==> flow/design.v <==
module MAC_Unit #(parameter WIDTH=32) (
    input logic clk,
    input logic reset,
    input  logic [WIDTH-1:0] a,
    input  logic [WIDTH-1:0] b,
    output logic [WIDTH*2-1:0] result
);
    logic [WIDTH-1:0] a_reg, b_reg;
    logic [WIDTH*2-1:0] mult_result;  
    always_ff@(posedge clk or posedge reset) begin
        if (reset) begin
            a_reg <= '0;
            b_reg <= '0;
            mult_result <= '0;
            result <= '0;
        end else begin
            a_reg <= a;
            b_reg <= b;
            mult_result <= a_reg * b_reg;  
            result <= mult_result + result;  
        end 
    end
endmodule
Appendix: tool output

From RTL to reports: MAC_Unit
Module MAC_Unit before and after one edit of its RTL, step after step.
"before" refers to lines of the RTL above, "after" to lines of the edited file.
"change" is "after" less "before", of the values as shown; "rel. change" is that difference over "before", in percent.
Cell names lack the library's common part.
The mark - stands for no value.
- top module: MAC_Unit
- clock input: clk
- standard-cell library: sky130hd
- timing corner: tt_025C_1v80

Diff
The edit as a unified diff against the file above.
A script made this edit. It changes what the design does and was not meant as an optimisation.
begin of diff
@@ -2,8 +2,10 @@
     input logic clk,
     input logic reset,
-    input  logic [WIDTH-1:0] a,
+    input  logic [WIDTH-1:0] a_i,
     input  logic [WIDTH-1:0] b,
     output logic [WIDTH*2-1:0] result
 );
+    logic [WIDTH-1:0] a;
+    always_ff @(posedge clk) a <= a_i;
     logic [WIDTH-1:0] a_reg, b_reg;
     logic [WIDTH*2-1:0] mult_result;  
end of diff

Word-level counts
Source: Yosys, flattened and elaborated, memories not mapped. Widths are those after wreduce; folded enables and synchronous resets count as part of the registers. Registers that Yosys merges into a memory's read port (data or address) are not register bits. Print and check cells do not count. Equal cells are merged and count once.
- operators by class (item ; before ; after ; change ; rel. change (%)):
    multiply operators ; 1 ; 1 ; 0 ; 0.00
    add/sub/neg operators ; 1 ; 1 ; 0 ; 0.00
- operators by type and width (operator ; before ; after ; change ; rel. change (%)):
    adder 64 bit ; 1 ; 1 ; 0 ; 0.00
    multiplier 32 x 32 -> 64 bit ; 1 ; 1 ; 0 ; 0.00
- storage and ports (item ; before ; after ; change ; rel. change (%)):
    flip-flop bits (word level) ; 192 ; 224 ; +32 ; +16.67
    output and inout port bits ; 64 ; 64 ; 0 ; 0.00
    input port bits ; 66 ; 66 ; 0 ; 0.00

Longest topological paths
Yosys ltp: most cells in a row. Word level: on the elaborated netlist, between registers, memories and ports. Mapped: between sequential cells and ports; inverters and the memories' decode and read muxes count.
- logic depth (item ; before ; after ; change ; rel. change (%)):
    depth in word-level cells ; 1 ; 1 ; 0 ; 0.00
    ABC_AREA ; 0 ; 0 ; - ; -
    gate-level depth with buffers ; 30 ; 29 ; -1 ; -3.33
    depth with buffers taken out ; 28 ; 27 ; -1 ; -3.57

Netlist
Source: synth_stat.txt of the flow (Yosys; design flattened, memories mapped). It holds for the ABC_AREA given above (unset counts as 0); a run with the other value may have another netlist.
- mapped netlist (item ; before ; after ; change ; rel. change (%)):
    flip-flops ; 192 ; 224 ; +32 ; +16.67
    mapped cells ; 4432 ; 4533 ; +101 ; +2.28
    mapped area (µm²) ; 41962.7 ; 42823.6 ; +860.9 ; +2.05
    area of sequential cells (µm²) ; 4804.6 ; 5445.2 ; +640.6 ; +13.33
- cell types (cell type ; before ; after ; change ; rel. change (%)):
    dfxtp_1 ; 0 ; 32 ; +32 ; -
    o21ai_0 ; 50 ; 77 ; +27 ; +54.00
    nand4_1 ; 18 ; 44 ; +26 ; +144.44
    a21o_1 ; 84 ; 59 ; -25 ; -29.76
    inv_1 ; 921 ; 941 ; +20 ; +2.17
    a21oi_1 ; 131 ; 151 ; +20 ; +15.27
    o21ai_1 ; 25 ; 5 ; -20 ; -80.00
    nand3_1 ; 19 ; 31 ; +12 ; +63.16
    clkbuf_1 ; 222 ; 233 ; +11 ; +4.95
    nor2_1 ; 63 ; 74 ; +11 ; +17.46
    and2_1 ; 637 ; 628 ; -9 ; -1.41
    nor3_1 ; 14 ; 23 ; +9 ; +64.29
    and3_1 ; 17 ; 9 ; -8 ; -47.06
    xnor2_1 ; 75 ; 82 ; +7 ; +9.33
    xor2_1 ; 49 ; 42 ; -7 ; -14.29
    a31oi_1 ; 21 ; 14 ; -7 ; -33.33
    nand2_1 ; 500 ; 494 ; -6 ; -1.20
    o21a_1 ; 12 ; 6 ; -6 ; -50.00
The list need not be complete.

Worst setup path after synthesis
OpenSTA on the mapped netlist: ideal clock, no wires. The path of least setup slack (recovery checks aside). Input and output delay are each 20% of the period. Register names are those of the netlist, which keeps one name where synthesis merged equal registers.
- timing path after synthesis (item ; before ; after ; change ; rel. change (%)):
    kind ; reg2reg ; reg2reg ; - ; -
    from ; register a_reg[20] ; register b_reg[8] ; - ; -
    to ; register mult_result[59] ; register mult_result[58] ; - ; -
    period (ns) ; 9.0 ; 9.0 ; 0.0 ; 0.00
    stages on the path ; 27 ; 25 ; -2 ; -7.41
    time at the first pin (ns) ; 0.000 ; 0.000 ; 0.000 ; -
    path delay (ns) ; 7.216 ; 7.017 ; -0.199 ; -2.76
    slack (ns) ; 1.784 ; 1.982 ; +0.198 ; -
    arrival (ns) ; 7.091 ; 6.888 ; -0.203 ; -2.86
    buffers on the path ; 2 ; 1 ; -1 ; -50.00
    required time (ns) ; 8.875 ; 8.871 ; -0.004 ; -0.05
    synthesis period reached (ns) ; 7.216 ; 7.018 ; -0.198 ; -2.74
"path delay" is the arrival time less input delay plus setup time.
"stages on the path": output pins that drive a net of the path, with the launching flip-flop's if there is one; two outputs of one cell count as two.
"synthesis period reached" = period - worst setup slack (recovery checks aside). The figure is calculated, with input and output delays left at 20% of the set period.
The rows between start and end are the longest chain of elaborated cells between them; the timing report does not say that the signal goes this way. Where chains are equally long, one stands for them.
A line is the first line of the expression or statement that the cell stems from. Yosys adds cells for indexed reads and writes and turns some case tables into memories.
Between the ends, after synthesis, before:
- cells stage by stage: dfrtp_1 -> clkbuf_1 -> and2_1 -> fa_1 -> fa_1 -> inv_1 -> fa_1 -> fa_1 -> inv_1 -> fa_1 -> fa_1 -> fa_1 -> inv_1 -> fa_1 -> inv_1 -> ha_1 -> buf_2 -> a21oi_1 -> o21ai_1 -> nor2_1 -> a21oi_1 -> o41ai_4 -> o41ai_2 -> a211oi_2 -> o21ai_1 -> a221oi_2 -> xnor2_1
- cells in the longest elaborated chain: 1
- elaborated cells between the ends (all ways) at 1
- noted source lines of those cells: 1
- classes of those cells: mul (1)
- ends and longest elaborated chain, after synthesis, before (item ; RTL line ; source):
    start: declaration ; 8 ; logic [WIDTH-1:0] a_reg, b_reg;
    start: assignment ; 12 ; a_reg <= '0;
    start: assignment ; 17 ; a_reg <= a;
    multiplier 32 x 32 -> 64 bit ; 19 ; mult_result <= a_reg * b_reg;
    end: assignment ; 14 ; mult_result <= '0;
    end: assignment ; 19 ;
    end: declaration ; 9 ; logic [WIDTH*2-1:0] mult_result;
Between the ends, after synthesis, after:
- cells stage by stage: dfrtp_1 -> clkbuf_1 -> and2_1 -> fa_1 -> fa_1 -> inv_1 -> fa_1 -> fa_1 -> inv_1 -> fa_1 -> fa_1 -> fa_1 -> inv_1 -> fa_1 -> inv_1 -> ha_1 -> nand2_2 -> o21a_1 -> a211oi_2 -> nor2_1 -> or4_1 -> o21ai_1 -> o211a_2 -> a41oi_1 -> xnor2_1
- cells in the longest elaborated chain: 1
- elaborated cells between the ends (all ways) at 1
- noted source lines of those cells: 1
- classes of those cells: mul (1)
- ends and longest elaborated chain, after synthesis, after (item ; RTL line ; source):
    start: declaration ; 10 ; logic [WIDTH-1:0] a_reg, b_reg;
    start: assignment ; 15 ; b_reg <= '0;
    start: assignment ; 20 ; b_reg <= b;
    multiplier 32 x 32 -> 64 bit ; 21 ; mult_result <= a_reg * b_reg;
    end: assignment ; 16 ; mult_result <= '0;
    end: assignment ; 21 ;
    end: declaration ; 11 ; logic [WIDTH*2-1:0] mult_result;

Worst path after layout
Path of least setup slack in the final report of each run of pair A (OpenROAD, finished layout, wires in). Where an end is a register, its clock arrival counts in the times.
- timing path post-layout (item ; before ; after ; change ; rel. change (%)):
    kind ; reg2reg ; reg2reg ; - ; -
    from ; register a_reg[12] ; register b_reg[11] ; - ; -
    to ; register mult_result[59] ; register mult_result[54] ; - ; -
    stages on the path ; 26 ; 24 ; -2 ; -7.69
    arrival (ns) ; 8.82 ; 9.15 ; +0.33 ; +3.74
    time at the first pin (ns) ; 0.55 ; 0.59 ; +0.04 ; +7.27
    period (ns) ; 8.79 ; 8.79 ; 0.00 ; 0.00
    required time (ns) ; 9.25 ; 9.28 ; +0.03 ; +0.32
    slack (ns) ; 0.43 ; 0.13 ; -0.30 ; -
    buffers on the path ; 1 ; 1 ; 0 ; 0.00
The rows between start and end are the longest chain of elaborated cells between them; the timing report does not say that the signal goes this way. Where chains are equally long, one stands for them.
Between the ends, post-layout, before:
- cells stage by stage: dfrtp_1 -> and2_1 -> fa_1 -> fa_1 -> fa_1 -> inv_1 -> fa_1 -> inv_1 -> fa_1 -> inv_1 -> fa_1 -> inv_1 -> fa_1 -> fa_1 -> ha_1 -> a21oi_1 -> o21ai_1 -> a211oi_1 -> o21ai_1 -> o41ai_4 -> o41ai_2 -> buf_4 -> a211oi_2 -> o21ai_1 -> a221oi_2 -> xnor2_1
- cells in the longest elaborated chain: 1
- elaborated cells between the ends (all ways) at 1
- noted source lines of those cells: 1
- classes of those cells: mul (1)
- ends and longest elaborated chain, post-layout, before (item ; RTL line ; source):
    start: declaration ; 8 ; logic [WIDTH-1:0] a_reg, b_reg;
    start: assignment ; 12 ; a_reg <= '0;
    start: assignment ; 17 ; a_reg <= a;
    multiplier 32 x 32 -> 64 bit ; 19 ; mult_result <= a_reg * b_reg;
    end: assignment ; 14 ; mult_result <= '0;
    end: assignment ; 19 ;
    end: declaration ; 9 ; logic [WIDTH*2-1:0] mult_result;
Between the ends, post-layout, after:
- cells stage by stage: dfrtp_1 -> buf_4 -> and2_1 -> fa_1 -> fa_1 -> inv_1 -> fa_1 -> fa_1 -> fa_1 -> inv_1 -> fa_1 -> fa_1 -> inv_1 -> fa_1 -> inv_1 -> ha_1 -> a21oi_1 -> o21a_1 -> o211ai_1 -> nor4_1 -> o21ai_1 -> o211a_2 -> a221oi_1 -> xnor2_1
- cells in the longest elaborated chain: 1
- elaborated cells between the ends (all ways) at 1
- noted source lines of those cells: 1
- classes of those cells: mul (1)
- ends and longest elaborated chain, post-layout, after (item ; RTL line ; source):
    start: declaration ; 10 ; logic [WIDTH-1:0] a_reg, b_reg;
    start: assignment ; 15 ; b_reg <= '0;
    start: assignment ; 20 ; b_reg <= b;
    multiplier 32 x 32 -> 64 bit ; 21 ; mult_result <= a_reg * b_reg;
    end: assignment ; 16 ; mult_result <= '0;
    end: assignment ; 21 ;
    end: declaration ; 11 ; logic [WIDTH*2-1:0] mult_result;

Flow runs
Runs of the flow (Yosys, OpenROAD) on both versions; the two runs of a pair have the same settings. The constraints put input and output delay at 20% of the set period each and load the outputs with 0.01 pF.
Flow settings, pair A:
- noted CORE_UTILIZATION: 40
- period_ns: 8.79
- CAP_MARGIN at 20
- CORE_MARGIN at 2
- SLEW_MARGIN: 20
- final reports, pair A (item ; before ; after ; change ; rel. change (%)):
    smallest hold slack (ns) ; 0.465 ; 0.326 ; -0.139 ; -
    worst setup slack after layout (ns) ; 0.430 ; 0.131 ; -0.299 ; -
    overall die area (µm²) ; 107515.0 ; 109693.0 ; +2178.0 ; +2.03
    utilization after layout ; 0.44 ; 0.438 ; -0.002 ; -
    total negative slack (ns) ; 0.000 ; 0.000 ; 0.000 ; -
    chip area after synthesis (Yosys) (µm²) ; 41962.7 ; 42823.6 ; +860.9 ; +2.05
    achieved clock period (ns) ; 8.360 ; 8.659 ; +0.299 ; +3.58
Flow settings, pair B:
- CELL_PAD_IN_SITES_GLOBAL_PLACEMENT at 1
- CORE_MARGIN at 8
- noted CORE_UTILIZATION: 62
- GPL_TIMING_DRIVEN at 0
- PLACE_DENSITY_LB_ADDON at 0.26
- period_ns: 6.83
- CAP_MARGIN at 20
- SLEW_MARGIN: 20
- final reports, pair B (item ; before ; after ; change ; rel. change (%)):
    smallest hold slack (ns) ; 0.484 ; 0.323 ; -0.161 ; -
    worst setup slack after layout (ns) ; -1.038 ; -0.641 ; +0.397 ; -
    overall die area (µm²) ; 76261.6 ; 77735.0 ; +1473.4 ; +1.93
    utilization after layout ; 0.723 ; 0.736 ; +0.013 ; -
    total negative slack (ns) ; -22.444 ; -14.926 ; +7.518 ; -
    chip area after synthesis (Yosys) (µm²) ; 41962.7 ; 42823.6 ; +860.9 ; +2.05
    achieved clock period (ns) ; 7.868 ; 7.471 ; -0.397 ; -5.05
"achieved clock period" = clock period - worst setup slack. The figure is calculated, with input and output delays left at 20% of the set period.
